==> flow/design.v <==
module bufferDepth1 #(
    parameter WIDTH = 64
) (
    input clk, reset,
    input wrEnable, rdEnable,
    input [WIDTH-1:0] dataIn,
    output [WIDTH-1:0] dataOut,
    output full, empty
);
    reg [WIDTH-1:0] memory;                      
    reg fullFlag;                                
    assign full = fullFlag;
    assign empty = ~fullFlag;
    assign dataOut = memory;                     
    always @(posedge clk) begin
        if (reset) begin
            memory <= 0;
            fullFlag <= 0;
        end
        else begin
            if (wrEnable & (!fullFlag)) begin
                memory <= dataIn;
                fullFlag <= 1;
            end
            if (rdEnable & fullFlag) begin
                fullFlag <= 0;
            end
        end
    end
endmodule
module rotating_prioritizer (
    input clk, reset,
    input polarity,
    input req0, req1,
    output grant0, grant1
);
    reg grantReg0, grantReg1;
    assign grant0 = grantReg0;
    assign grant1 = grantReg1;
    reg lastGrant0, lastGrant1;
    reg reqF0, reqF1;
    reg grantF0, grantF1;
    always @(*) begin
        if (reqF0) begin
            grantF0 = 1;
            grantF1 = 0;
        end
        else begin
            grantF0 = 0;
            grantF1 = reqF1;
        end
    end
    always @(*) begin
        if (polarity) begin
            if (lastGrant1) begin
                {reqF0, reqF1} = {req0, req1};
                {grantReg0, grantReg1} = {grantF0, grantF1};              
            end
            else begin
                {reqF0, reqF1} = {req1, req0};
                {grantReg0, grantReg1} = {grantF1, grantF0};
            end
        end
        else begin  
            if (lastGrant0) begin
                {reqF0, reqF1} = {req0, req1};
                {grantReg0, grantReg1} = {grantF0, grantF1};              
            end
            else begin
                {reqF0, reqF1} = {req1, req0};
                {grantReg0, grantReg1} = {grantF1, grantF0};
            end
        end
    end
    always @(posedge clk) begin
        if (reset) begin
            lastGrant0 <= 1;  
            lastGrant1 <= 1;
        end
        else begin
            if (polarity) begin
                if (~req0 || ~req1) begin  
                    lastGrant1 <= 1;
                end
                else begin
                    if (grantReg0) begin
                        lastGrant1 <= 0;
                    end
                    if (grantReg1) begin
                        lastGrant1 <= 1;
                    end
                end
            end
            else begin  
                if (~req0 || ~req1) begin  
                    lastGrant0 <= 1;
                end
                else begin
                    if (grantReg0) begin
                        lastGrant0 <= 0;
                    end
                    if (grantReg1) begin
                        lastGrant0 <= 1;
                    end
                end
            end
        end
    end
endmodule
module cardinal_router 
#(
    parameter PACKET_SIZE = 64
)
(
    input clk, reset,                     
    output polarity,
    input cwsi,                          
    output cwri,                         
    input [PACKET_SIZE - 1:0] cwdi,      
    input ccwsi,                         
    output ccwri,                        
    input [PACKET_SIZE - 1:0] ccwdi,     
    input pesi,                          
    output peri,                         
    input [PACKET_SIZE - 1:0] pedi,      
    output cwso,                         
    input cwro,                          
    output [PACKET_SIZE - 1:0] cwdo,     
    output ccwso,                        
    input ccwro,                         
    output [PACKET_SIZE - 1:0] ccwdo,    
    output peso,                         
    input pero,                          
    output [PACKET_SIZE - 1:0] pedo      
);
    wire fullCwi0, fullCwi1, fullCcwi0, fullCcwi1, fullPei0, fullPei1;
    wire emptyCwi0, emptyCwi1, emptyCcwi0, emptyCcwi1, emptyPei0, emptyPei1;
    reg rdEnableCwi0, rdEnableCwi1, rdEnableCcwi0, rdEnableCcwi1, rdEnablePei0, rdEnablePei1;
    reg wrEnableCwi0, wrEnableCwi1, wrEnableCcwi0, wrEnableCcwi1, wrEnablePei0, wrEnablePei1;
    wire [PACKET_SIZE - 1:0] dataCwi0, dataCwi1, dataCcwi0, dataCcwi1, dataPei0, dataPei1;
    bufferDepth1 bufCwi0
    (
        .clk(clk),
        .reset(reset),
        .full(fullCwi0),
        .empty(emptyCwi0),
        .rdEnable(rdEnableCwi0),
        .wrEnable(wrEnableCwi0),
        .dataIn(cwdi),
        .dataOut(dataCwi0)
    );
    bufferDepth1 bufCwi1
    (
        .clk(clk),
        .reset(reset),
        .full(fullCwi1),
        .empty(emptyCwi1),
        .rdEnable(rdEnableCwi1),
        .wrEnable(wrEnableCwi1),
        .dataIn(cwdi),
        .dataOut(dataCwi1)
    );
    bufferDepth1 bufCcwi0
    (
        .clk(clk),
        .reset(reset),
        .full(fullCcwi0),
        .empty(emptyCcwi0),
        .rdEnable(rdEnableCcwi0),
        .wrEnable(wrEnableCcwi0),
        .dataIn(ccwdi),
        .dataOut(dataCcwi0)
    );
    bufferDepth1 bufCcwi1
    (
        .clk(clk),
        .reset(reset),
        .full(fullCcwi1),
        .empty(emptyCcwi1),
        .rdEnable(rdEnableCcwi1),
        .wrEnable(wrEnableCcwi1),
        .dataIn(ccwdi),
        .dataOut(dataCcwi1)
    );
    bufferDepth1 bufPei0
    (
        .clk(clk),
        .reset(reset),
        .full(fullPei0),
        .empty(emptyPei0),
        .rdEnable(rdEnablePei0),
        .wrEnable(wrEnablePei0),
        .dataIn(pedi),
        .dataOut(dataPei0)
    );   
    bufferDepth1 bufPei1
    (
        .clk(clk),
        .reset(reset),
        .full(fullPei1),
        .empty(emptyPei1),
        .rdEnable(rdEnablePei1),
        .wrEnable(wrEnablePei1),
        .dataIn(pedi),
        .dataOut(dataPei1)
    ); 
    wire fullCwo0, fullCwo1, fullCcwo0, fullCcwo1, fullPeo0, fullPeo1;
    wire emptyCwo0, emptyCwo1, emptyCcwo0, emptyCcwo1, emptyPeo0, emptyPeo1;
    wire rdEnableCwo0, rdEnableCwo1, rdEnableCcwo0, rdEnableCcwo1, rdEnablePeo0, rdEnablePeo1;
    reg wrEnableCwo0, wrEnableCwo1, wrEnableCcwo0, wrEnableCcwo1, wrEnablePeo0, wrEnablePeo1;
    reg [PACKET_SIZE - 1:0] dataInCwo0, dataInCwo1, dataInCcwo0, dataInCcwo1, dataInPeo0, dataInPeo1;
    wire [PACKET_SIZE - 1:0] dataOutCwo0, dataOutCwo1, dataOutCcwo0, dataOutCcwo1, dataOutPeo0, dataOutPeo1;
    bufferDepth1 bufCwo0
    (
        .clk(clk),
        .reset(reset),
        .full(fullCwo0),
        .empty(emptyCwo0),
        .rdEnable(rdEnableCwo0),
        .wrEnable(wrEnableCwo0),
        .dataIn(dataInCwo0),
        .dataOut(dataOutCwo0)
    );
    bufferDepth1 bufCwo1
    (
        .clk(clk),
        .reset(reset),
        .full(fullCwo1),
        .empty(emptyCwo1),
        .rdEnable(rdEnableCwo1),
        .wrEnable(wrEnableCwo1),
        .dataIn(dataInCwo1),
        .dataOut(dataOutCwo1)
    );
    bufferDepth1 bufCcwo0
    (
        .clk(clk),
        .reset(reset),
        .full(fullCcwo0),
        .empty(emptyCcwo0),
        .rdEnable(rdEnableCcwo0),
        .wrEnable(wrEnableCcwo0),
        .dataIn(dataInCcwo0),
        .dataOut(dataOutCcwo0)
    );
    bufferDepth1 bufCcwo1
    (
        .clk(clk),
        .reset(reset),
        .full(fullCcwo1),
        .empty(emptyCcwo1),
        .rdEnable(rdEnableCcwo1),
        .wrEnable(wrEnableCcwo1),
        .dataIn(dataInCcwo1),
        .dataOut(dataOutCcwo1)
    );
    bufferDepth1 bufPeo0
    (
        .clk(clk),
        .reset(reset),
        .full(fullPeo0),
        .empty(emptyPeo0),
        .rdEnable(rdEnablePeo0),
        .wrEnable(wrEnablePeo0),
        .dataIn(dataInPeo0),
        .dataOut(dataOutPeo0)
    );   
    bufferDepth1 bufPeo1
    (
        .clk(clk),
        .reset(reset),
        .full(fullPeo1),
        .empty(emptyPeo1),
        .rdEnable(rdEnablePeo1),
        .wrEnable(wrEnablePeo1),
        .dataIn(dataInPeo1),
        .dataOut(dataOutPeo1)
    );  
    reg reqCwiCwo, reqCwiPeo;
    reg reqCcwiCcwo, reqCcwiPeo;
    reg reqPeiCwo, reqPeiCcwo;
    wire grantCwiCwo, grantCwiPeo; 
    wire grantCcwiCcwo, grantCcwiPeo;
    wire grantPeiCwo, grantPeiCcwo;
    rotating_prioritizer arbiterCwo
    (
        .clk(clk),
        .reset(reset),
        .polarity(polarity),
        .req0(reqCwiCwo),
        .req1(reqPeiCwo),
        .grant0(grantCwiCwo),
        .grant1(grantPeiCwo)
    );
    rotating_prioritizer arbiterCcwo
    (
        .clk(clk),
        .reset(reset),
        .polarity(polarity),
        .req0(reqCcwiCcwo),
        .req1(reqPeiCcwo),
        .grant0(grantCcwiCcwo),
        .grant1(grantPeiCcwo)
    );
    rotating_prioritizer arbiterPeo
    (
        .clk(clk),
        .reset(reset),
        .polarity(polarity),
        .req0(reqCwiPeo),
        .req1(reqCcwiPeo),
        .grant0(grantCwiPeo),
        .grant1(grantCcwiPeo)
    );
    reg cwriReg, ccwriReg, periReg;
    reg cwsoReg, ccwsoReg, pesoReg;
    reg polarityReg;
    assign cwri     = cwriReg;
    assign ccwri    = ccwriReg;
    assign peri     = periReg;
    assign cwso     = cwsoReg;
    assign ccwso    = ccwsoReg;
    assign peso     = pesoReg;
    assign cwdo = (polarityReg == 0)   ? dataOutCwo1   : dataOutCwo0;
    assign ccwdo = (polarityReg == 0)  ? dataOutCcwo1  : dataOutCcwo0;  
    assign pedo = (polarityReg == 0)   ? dataOutPeo1   : dataOutPeo0; 
    assign rdEnableCwo0     = (polarityReg == 1)   ? (cwsoReg & cwro)      : 0;
    assign rdEnableCwo1     = (polarityReg == 0)   ? (cwsoReg & cwro)      : 0;
    assign rdEnableCcwo0    = (polarityReg == 1)   ? (ccwsoReg & ccwro)    : 0;  
    assign rdEnableCcwo1    = (polarityReg == 0)   ? (ccwsoReg & ccwro)    : 0;  
    assign rdEnablePeo0     = (polarityReg == 1)   ? (pesoReg & pero)      : 0;
    assign rdEnablePeo1     = (polarityReg == 0)   ? (pesoReg & pero)      : 0;  
    assign polarity = polarityReg;
    always @(posedge clk) begin
        if (reset) begin
            polarityReg <= 0;
        end
        else begin
            polarityReg <= ~polarityReg;
        end
    end
    always @(*) begin
        if(polarityReg == 0) begin
            if(emptyCwi1) begin 
                cwriReg = 1;
            end
            else begin 
                cwriReg = 0;
            end
            if(emptyCcwi1) begin 
                ccwriReg = 1;
            end
            else begin 
                ccwriReg = 0;
            end
            if(emptyPei1) begin 
                periReg = 1; 
            end
            else begin 
                periReg = 0;
            end
        end
        else begin  
            if(emptyCwi0) begin 
                cwriReg = 1;
            end
            else begin 
                cwriReg = 0;
            end
            if(emptyCcwi0) begin 
                ccwriReg = 1;
            end
            else begin 
                ccwriReg = 0;
            end
            if(emptyPei0) begin 
                periReg = 1;
            end
            else begin 
                periReg = 0;
            end
        end
    end
    always @(*) begin
        if(polarityReg == 0) begin
            wrEnableCwi0 = 0;
            wrEnableCcwi0 = 0;
            wrEnablePei0 = 0;
            if(cwsi && cwriReg) begin 
                wrEnableCwi1 = 1;
            end
            else begin 
                wrEnableCwi1 = 0;
            end
            if(ccwsi && ccwriReg) begin
                wrEnableCcwi1 = 1;
            end
            else begin 
                wrEnableCcwi1 = 0; 
            end
            if(pesi && periReg) begin 
                wrEnablePei1 = 1;
            end
            else begin 
                wrEnablePei1 = 0;   
            end
        end
        else begin
            wrEnableCwi1 = 0;
            wrEnableCcwi1 = 0;
            wrEnablePei1 = 0;
            if(cwsi && cwriReg) begin 
                wrEnableCwi0 = 1;
            end
            else begin 
                wrEnableCwi0 = 0;
            end
            if(ccwsi && ccwriReg) begin 
                wrEnableCcwi0 = 1;
            end
            else begin 
                wrEnableCcwi0 = 0; 
            end
            if(pesi && periReg) begin 
                wrEnablePei0 = 1;
            end
            else begin 
                wrEnablePei0 = 0; 
            end
        end 
    end
    always @(*) begin
        reqCwiCwo = 0;
        reqCwiPeo = 0;
        reqCcwiCcwo = 0;
        reqCcwiPeo = 0;
        reqPeiCwo = 0;
        reqPeiCcwo = 0;
        if(polarityReg == 0) begin  
            if(fullCwi0 && (dataCwi0[48] == 1) && emptyCwo0) begin 
                reqCwiCwo = 1;
            end
            if(fullCwi0 && (dataCwi0[48] == 0) && emptyPeo0) begin 
                reqCwiPeo = 1;
            end
            if(fullCcwi0 && (dataCcwi0[48] == 1) && emptyCcwo0) begin 
                reqCcwiCcwo = 1;
            end
            if(fullCcwi0 && (dataCcwi0[48] == 0) && emptyPeo0) begin 
                reqCcwiPeo = 1;
            end
            if(fullPei0 && (dataPei0[62] == 0) && emptyCwo0) begin 
                reqPeiCwo = 1;
            end
            if(fullPei0 && (dataPei0[62] == 1) && emptyCcwo0) begin 
                reqPeiCcwo = 1;
            end
        end
        else begin  
            if(fullCwi1 && (dataCwi1[48] == 1) && emptyCwo1) begin 
                reqCwiCwo = 1;
            end
            if(fullCwi1 && (dataCwi1[48] == 0) && emptyPeo1) begin 
                reqCwiPeo = 1;
            end
            if(fullCcwi1 && (dataCcwi1[48] == 1) && emptyCcwo1) begin 
                reqCcwiCcwo = 1;
            end
            if(fullCcwi1 && (dataCcwi1[48] == 0) && emptyPeo1) begin 
                reqCcwiPeo = 1;
            end
            if(fullPei1 && (dataPei1[62] == 0) && emptyCwo1) begin 
                reqPeiCwo = 1;
            end
            if(fullPei1 && (dataPei1[62] == 1) && emptyCcwo1) begin 
                reqPeiCcwo = 1;
            end
        end
    end
    always @(*) begin
        rdEnableCwi0 = 0;
        rdEnableCwi1 = 0;
        rdEnableCcwi0 = 0;
        rdEnableCcwi1 = 0;
        rdEnablePei0 = 0;
        rdEnablePei1 = 0;
        wrEnableCwo0 = 0;
        wrEnableCwo1 = 0;
        wrEnableCcwo0 = 0;
        wrEnableCcwo1 = 0;
        wrEnablePeo0 = 0;
        wrEnablePeo1 = 0;
        dataInCwo0 = 64'bx;
        dataInCwo1 = 64'bx;
        dataInCcwo0 = 64'bx;
        dataInCcwo1 = 64'bx;
        dataInPeo0 = 64'bx;
        dataInPeo1 = 64'bx;
        if(polarityReg == 0)  
        begin
            if(grantCwiCwo) begin                            
                rdEnableCwi0 = 1;
                wrEnableCwo0 = 1;
                dataInCwo0 = dataCwi0;                       
                dataInCwo0[55-:8] = dataCwi0[55-:8] >> 1;    
            end
            if(grantCwiPeo) begin
                rdEnableCwi0 = 1;
                wrEnablePeo0 = 1;
                dataInPeo0 = dataCwi0;
                dataInPeo0[55-:8] = dataCwi0[55-:8] >> 1;
            end
            if(grantCcwiCcwo) begin
                rdEnableCcwi0 = 1;
                wrEnableCcwo0 = 1;
                dataInCcwo0 = dataCcwi0;
                dataInCcwo0[55-:8] = dataCcwi0[55-:8] >> 1;
            end
            if(grantCcwiPeo) begin
                rdEnableCcwi0 = 1;
                wrEnablePeo0 = 1;
                dataInPeo0 = dataCcwi0;
                dataInPeo0[55-:8] = dataCcwi0[55-:8] >> 1;
            end
            if(grantPeiCwo) begin
                rdEnablePei0 = 1;
                wrEnableCwo0 = 1;
                dataInCwo0 = dataPei0;
                dataInCwo0[55-:8] = dataPei0[55-:8] >> 1;
            end
            if(grantPeiCcwo) begin
                rdEnablePei0 = 1;
                wrEnableCcwo0 = 1;
                dataInCcwo0 = dataPei0;
                dataInCcwo0[55-:8] = dataPei0[55-:8] >> 1;
            end
        end
        else  
        begin
            if(grantCwiCwo) begin
                rdEnableCwi1 = 1;
                wrEnableCwo1 = 1;
                dataInCwo1 = dataCwi1;
                dataInCwo1[55-:8] = dataCwi1[55-:8] >> 1;
            end
            if(grantCwiPeo) begin
                rdEnableCwi1 = 1;
                wrEnablePeo1 = 1;
                dataInPeo1 = dataCwi1;
                dataInPeo1[55-:8] = dataCwi1[55-:8] >> 1;
            end
            if(grantCcwiCcwo) begin
                rdEnableCcwi1 = 1;
                wrEnableCcwo1 = 1;
                dataInCcwo1 = dataCcwi1;
                dataInCcwo1[55-:8] = dataCcwi1[55-:8] >> 1;
            end
            if(grantCcwiPeo) begin
                rdEnableCcwi1 = 1;
                wrEnablePeo1 = 1;
                dataInPeo1 = dataCcwi1;
                dataInPeo1[55-:8] = dataCcwi1[55-:8] >> 1;
            end
            if(grantPeiCwo) begin
                rdEnablePei1 = 1;
                wrEnableCwo1 = 1;
                dataInCwo1 = dataPei1;
                dataInCwo1[55-:8] = dataPei1[55-:8] >> 1;
            end
            if(grantPeiCcwo) begin
                rdEnablePei1 = 1;
                wrEnableCcwo1 = 1;
                dataInCcwo1 = dataPei1;
                dataInCcwo1[55-:8] = dataPei1[55-:8] >> 1;
            end
        end
    end
    always @(*) begin
        cwsoReg     = (polarityReg == 0) ? (fullCwo1 & cwro)   : (fullCwo0 & cwro);
        ccwsoReg    = (polarityReg == 0) ? (fullCcwo1 & ccwro) : (fullCcwo0 & ccwro);  
        pesoReg     = (polarityReg == 0) ? (fullPeo1 & pero)   : (fullPeo0 & pero);    
    end 
endmodule 
--- tool output ---
### From RTL to reports: cardinal_router

Tool output for the design above before and after an edit, in the order of the flow.
"before" refers to lines of the RTL above, "after" to lines of the edited file.
"difference" is "after" less "before", of the values as shown; "rel. change" is that difference over "before", in percent.
Library cell names are shortened.
A cell with n/a has no value.

| design | value |
|---|---|
| design top | cardinal_router |
| clock port | clk |
| library | sky130hd |
| timing corner | tt_025C_1v80 |

### Edit of the RTL

Unified diff, file above to edited file.
A script made this edit. It changes what the design does and was not meant as an optimisation.

```diff
@@ -438,5 +438,5 @@
         reqPeiCcwo = 0;
         if(polarityReg == 0) begin  
-            if(fullCwi0 && (dataCwi0[48] == 1) && emptyCwo0) begin 
+            if((fullCwi0 || (dataCwi0[48] == 1)) && emptyCwo0) begin 
                 reqCwiCwo = 1;
             end
```

### After elaboration

Counts by Yosys on the flattened word-level netlist (proc, flatten, opt, wreduce; memories kept). Register bits leave out memories and registers merged into their read ports (data or address). Print and check cells are left out. Cells with the same type and inputs are merged into one.

Bit counts:

| what | before | after | difference | rel. change (%) |
|---|---|---|---|---|
| bits in read-only memories | 0 | 0 | 0 | n/a |
| memory bits (writable) | 0 | 0 | 0 | n/a |
| elaborated cells | 297 | 297 | 0 | 0.00 |
| memories kept | 0 | 0 | 0 | n/a |
| bits in latches | 0 | 0 | 0 | n/a |
| clocked read ports x word width | 0 | 0 | 0 | n/a |
| input port bits | 200 | 200 | 0 | 0.00 |
| register bits after elaboration | 787 | 787 | 0 | 0.00 |

Cells by class:

| what | before | after | difference | rel. change (%) |
|---|---|---|---|---|
| div/mod/pow operators | 0 | 0 | 0 | n/a |
| shifts and indexed selects | 0 | 0 | 0 | n/a |
| bitwise operators | 52 | 52 | 0 | 0.00 |
| reduce/logical cells | 63 | 63 | 0 | 0.00 |
| $lt $le $gt $ge | 0 | 0 | 0 | n/a |
| $mul | 0 | 0 | 0 | n/a |
| equality and inequality tests | 0 | 0 | 0 | n/a |
| $add $sub $neg | 0 | 0 | 0 | n/a |
| mux-type cells | 151 | 151 | 0 | 0.00 |

Operator list:

| kind | before | after | difference | rel. change (%) |
|---|---|---|---|---|
| logical AND 1 bit | 27 | 26 | -1 | -3.70 |
| logical OR 1 bit | 3 | 4 | +1 | +33.33 |

Unchanged operator kinds not shown: 11.

### Logic depth

Longest topological path by Yosys (ltp), each cell counted once; first at word level (registers and memories cut), then after technology mapping (sequential cells cut; the memories' decode and read muxes count).

Depth:

| what | before | after | difference | rel. change (%) |
|---|---|---|---|---|
| word-level depth | 15 | 15 | 0 | 0.00 |
| ABC_AREA | 0 | 0 | n/a | n/a |
| gate-level depth with buffers | 11 | 11 | 0 | 0.00 |
| mapped depth without buffers | 6 | 6 | 0 | 0.00 |

### Mapped cells and area

Yosys stat after the flow's synthesis: flattened, memories mapped to cells. It holds for the ABC_AREA given above (unset counts as 0); a run with the other value may have another netlist.

Synthesis totals:

| what | before | after | difference | rel. change (%) |
|---|---|---|---|---|
| cell area after synthesis (µm²) | 32622.5 | 32695.1 | +72.6 | +0.22 |
| mapped cells | 3655 | 3655 | 0 | 0.00 |
| buffer cells | 313 | 315 | +2 | +0.64 |
| flip-flops | 779 | 779 | 0 | 0.00 |

Cell types:

| type | before | after | difference | rel. change (%) |
|---|---|---|---|---|
| a221o_1 | 32 | 63 | +31 | +96.88 |
| a221o_2 | 31 | 0 | -31 | -100.00 |
| a211oi_1 | 317 | 287 | -30 | -9.46 |
| a211oi_2 | 0 | 30 | +30 | n/a |
| buf_1 | 9 | 28 | +19 | +211.11 |
| buf_4 | 17 | 9 | -8 | -47.06 |
| clkbuf_1 | 221 | 216 | -5 | -2.26 |
| nand2_1 | 786 | 783 | -3 | -0.38 |
| buf_2 | 57 | 55 | -2 | -3.51 |
| inv_1 | 8 | 6 | -2 | -25.00 |
| clkbuf_4 | 3 | 1 | -2 | -66.67 |
| a21oi_1 | 394 | 393 | -1 | -0.25 |
| nor2_1 | 342 | 343 | +1 | +0.29 |
| mux2_2 | 192 | 191 | -1 | -0.52 |
| o21ai_0 | 12 | 13 | +1 | +8.33 |
| nand3b_1 | 3 | 2 | -1 | -33.33 |
| nor2b_1 | 3 | 4 | +1 | +33.33 |
| nor3_1 | 3 | 4 | +1 | +33.33 |

Unchanged cell types not shown: 31.
The list need not be complete.
The figures by module come from a second, unflattened synthesis with its own total; it is not the netlist above.

Second synthesis, totals:

| what | before | after | difference | rel. change (%) |
|---|---|---|---|---|
| cells (unflattened synthesis) | 4286 | 4286 | 0 | 0.00 |
| area (unflattened synthesis) (µm²) | 45349.7 | 45349.7 | 0.0 | 0.00 |

Rows give one instance, submodules left out.

By module, before:

| module | cells | times used | area (µm²) |
|---|---|---|---|
| bufferDepth1 | 296 | 12 | 3103.0 |
| cardinal_router | 698 | 1 | 7783.7 |
| rotating_prioritizer | 12 | 3 | 110.1 |

By module, after:

| module | cells | times used | area (µm²) |
|---|---|---|---|
| bufferDepth1 | 296 | 12 | 3103.0 |
| cardinal_router | 698 | 1 | 7783.7 |
| rotating_prioritizer | 12 | 3 | 110.1 |

### Timing after synthesis

Source: OpenSTA report_checks on the synthesized netlist (no wires, ideal clock, input and output delay 20% of the period each), path of least setup slack; recovery checks are left aside. Register names are those of the netlist, which keeps one name where synthesis merged equal registers.

Path post-synthesis:

| what | before | after | difference | rel. change (%) |
|---|---|---|---|---|
| path kind | reg-to-output | reg-to-output | n/a | n/a |
| from | register polarityReg | register polarityReg | n/a | n/a |
| to | output port ccwdo[10] | output port pedo[0] | n/a | n/a |
| output delay (ns) | 0.800 | 0.800 | 0.000 | 0.00 |
| data arrival time (ns) | 2.173 | 2.278 | +0.105 | +4.83 |
| path buffers | 5 | 6 | +1 | +20.00 |
| stages | 7 | 8 | +1 | +14.29 |
| delay of the path (ns) | 2.173 | 2.278 | +0.105 | +4.83 |
| path slack (ns) | 1.027 | 0.922 | -0.105 | n/a |
| period (ns) | 4.0 | 4.0 | 0.0 | 0.00 |
| data required time (ns) | 3.200 | 3.200 | 0.000 | 0.00 |
| period reached after synthesis (ns) | 2.973 | 3.078 | +0.105 | +3.53 |

"delay of the path" is the arrival time less input delay plus setup time.
At an output port there is no setup time.
"stages": output pins that drive a net of the path, with the launching flip-flop's if there is one; two outputs of one cell count as two.
"period reached after synthesis" is the clock period less the worst setup slack; recovery checks do not enter. This is arithmetic on one report: input and output delays are still those of the set period (20% each).
Between the ends stands the longest chain of elaborated cells between them, by number of cells; it is not shown to be the way that was timed. Of several equally long chains one is given.
Each line given opens the expression or statement behind the cell; cells for indexed reads and writes are added by Yosys, which also makes memories of some case tables.

| on the way, post-synthesis, before | value |
|---|---|
| cells stage by stage | dfxtp_1 buf_2 buf_2 clkbuf_1 clkbuf_1 clkbuf_1 mux2_2 |
| length of the longest elaborated chain | 1 |
| elaborated cells on any way between the ends | 1 |
| source lines of those cells | 1 |

Ends and longest elaborated chain, post-synthesis, before:

| what | line | source |
|---|---|---|
| from (decl) | 317 | `reg polarityReg;` |
| from (assign) | 336 | `polarityReg <= 0;` |
| from (assign) | 339 | `polarityReg <= ~polarityReg;` |
| 2-to-1 mux 64 bit | 325 | `assign ccwdo = (polarityReg == 0)  ? dataOutCcwo1  : dataOutCcwo0;` |
| to (decl) | 131 | `output [PACKET_SIZE - 1:0] ccwdo,` |

| on the way, post-synthesis, after | value |
|---|---|
| cells stage by stage | dfxtp_1 buf_2 buf_2 buf_2 clkbuf_1 clkbuf_1 buf_1 mux2_2 |
| length of the longest elaborated chain | 1 |
| elaborated cells on any way between the ends | 1 |
| source lines of those cells | 1 |

Ends and longest elaborated chain, post-synthesis, after:

| what | line | source |
|---|---|---|
| from (decl) | 317 | `reg polarityReg;` |
| from (assign) | 336 | `polarityReg <= 0;` |
| from (assign) | 339 | `polarityReg <= ~polarityReg;` |
| 2-to-1 mux 64 bit | 326 | `assign pedo = (polarityReg == 0)   ? dataOutPeo1   : dataOutPeo0;` |
| to (decl) | 134 | `output [PACKET_SIZE - 1:0] pedo` |

### Path in the finished layout

Path of least setup slack in the final report of each run of pair 1 (OpenROAD, finished layout, wires in). Where an end is a register, its clock arrival counts in the times.

Path after layout:

| what | before | after | difference | rel. change (%) |
|---|---|---|---|---|
| path kind | reg-to-output | reg-to-output | n/a | n/a |
| from | register polarityReg | register polarityReg | n/a | n/a |
| to | output port ccwdo[13] | output port ccwdo[19] | n/a | n/a |
| path slack (ns) | 0.42 | 0.31 | -0.11 | n/a |
| output delay (ns) | 0.80 | 0.80 | 0.00 | 0.00 |
| path buffers | 2 | 2 | 0 | 0.00 |
| data required time (ns) | 3.20 | 3.20 | 0.00 | 0.00 |
| data arrival time (ns) | 2.78 | 2.89 | +0.11 | +3.96 |
| stages | 4 | 4 | 0 | 0.00 |
| period (ns) | 4.0 | 4.0 | 0.0 | 0.00 |

Between the ends stands the longest chain of elaborated cells between them, by number of cells; it is not shown to be the way that was timed. Of several equally long chains one is given.

| on the way, after layout, before | value |
|---|---|
| cells stage by stage | dfxtp_4 buf_4 mux2_2 clkdlybuf4s50_1 |
| length of the longest elaborated chain | 1 |
| elaborated cells on any way between the ends | 1 |
| source lines of those cells | 1 |

Ends and longest elaborated chain, after layout, before:

| what | line | source |
|---|---|---|
| from (decl) | 317 | `reg polarityReg;` |
| from (assign) | 336 | `polarityReg <= 0;` |
| from (assign) | 339 | `polarityReg <= ~polarityReg;` |
| 2-to-1 mux 64 bit | 325 | `assign ccwdo = (polarityReg == 0)  ? dataOutCcwo1  : dataOutCcwo0;` |
| to (decl) | 131 | `output [PACKET_SIZE - 1:0] ccwdo,` |

| on the way, after layout, after | value |
|---|---|
| cells stage by stage | dfxtp_4 buf_12 mux2_2 clkdlybuf4s50_1 |
| length of the longest elaborated chain | 1 |
| elaborated cells on any way between the ends | 1 |
| source lines of those cells | 1 |

Ends and longest elaborated chain, after layout, after:

| what | line | source |
|---|---|---|
| from (decl) | 317 | `reg polarityReg;` |
| from (assign) | 336 | `polarityReg <= 0;` |
| from (assign) | 339 | `polarityReg <= ~polarityReg;` |
| 2-to-1 mux 64 bit | 325 | `assign ccwdo = (polarityReg == 0)  ? dataOutCcwo1  : dataOutCcwo0;` |
| to (decl) | 131 | `output [PACKET_SIZE - 1:0] ccwdo,` |

### Layout results

Runs of the flow (Yosys, OpenROAD) on both versions; the two runs of a pair have the same settings. The constraints put input and output delay at 20% of the set period each and load the outputs with 0.01 pF.

| flow settings, pair 1 | value |
|---|---|
| CORE_UTILIZATION | 40 |
| period_ns | 4.0 |
| CAP_MARGIN | 20 |
| CORE_MARGIN | 2 |
| SLEW_MARGIN | 20 |

Results, pair 1:

| what | before | after | difference | rel. change (%) |
|---|---|---|---|---|
| worst-case hold slack (ns) | 0.463 | 0.463 | 0.000 | n/a |
| sum of negative setup slack (ns) | 0.000 | 0.000 | 0.000 | n/a |
| power consumption (uW) | 18738 | 18995 | +257 | +1.37 |
| chip area in the Yosys report (µm²) | 32622.5 | 32695.1 | +72.6 | +0.22 |
| standard-cell area after routing (µm²) | 40247.4 | 40410.0 | +162.6 | +0.40 |
| final design utilization (%) | 49.9 | 50.1 | +0.2 | n/a |
| worst setup slack after layout (ns) | 0.419 | 0.306 | -0.113 | n/a |
| die footprint (µm²) | 83856.6 | 84042.0 | +185.4 | +0.22 |
| clock period achieved (ns) | 3.581 | 3.694 | +0.113 | +3.16 |

| flow settings, pair 2 | value |
|---|---|
| CAP_MARGIN | 10 |
| CORE_ASPECT_RATIO | 0.8 |
| CORE_UTILIZATION | 42 |
| GPL_ROUTABILITY_DRIVEN | 1 |
| MAX_ROUTING_LAYER | met5 |
| PLACE_DENSITY_LB_ADDON | 0.07 |
| SLEW_MARGIN | 40 |
| period_ns | 2.77 |
| CORE_MARGIN | 2 |

Results, pair 2:

| what | before | after | difference | rel. change (%) |
|---|---|---|---|---|
| worst-case hold slack (ns) | 0.263 | 0.261 | -0.002 | n/a |
| sum of negative setup slack (ns) | -1.831 | -0.093 | +1.738 | n/a |
| power consumption (uW) | 26492 | 27281 | +789 | +2.98 |
| chip area in the Yosys report (µm²) | 32622.5 | 32695.1 | +72.6 | +0.22 |
| standard-cell area after routing (µm²) | 41389.7 | 41599.9 | +210.2 | +0.51 |
| final design utilization (%) | 53.8 | 54.0 | +0.2 | n/a |
| worst setup slack after layout (ns) | -0.051 | -0.036 | +0.015 | n/a |
| die footprint (µm²) | 79932.3 | 80106.6 | +174.3 | +0.22 |
| clock period achieved (ns) | 2.821 | 2.806 | -0.015 | -0.53 |

"clock period achieved": clock period set for the run, less the worst setup slack. It is reckoned from that one timing run; input and output delays stay at 20% of the period that was set.
"power consumption": no workload was simulated; the value follows from the tool's default switching activity.
--- end ---
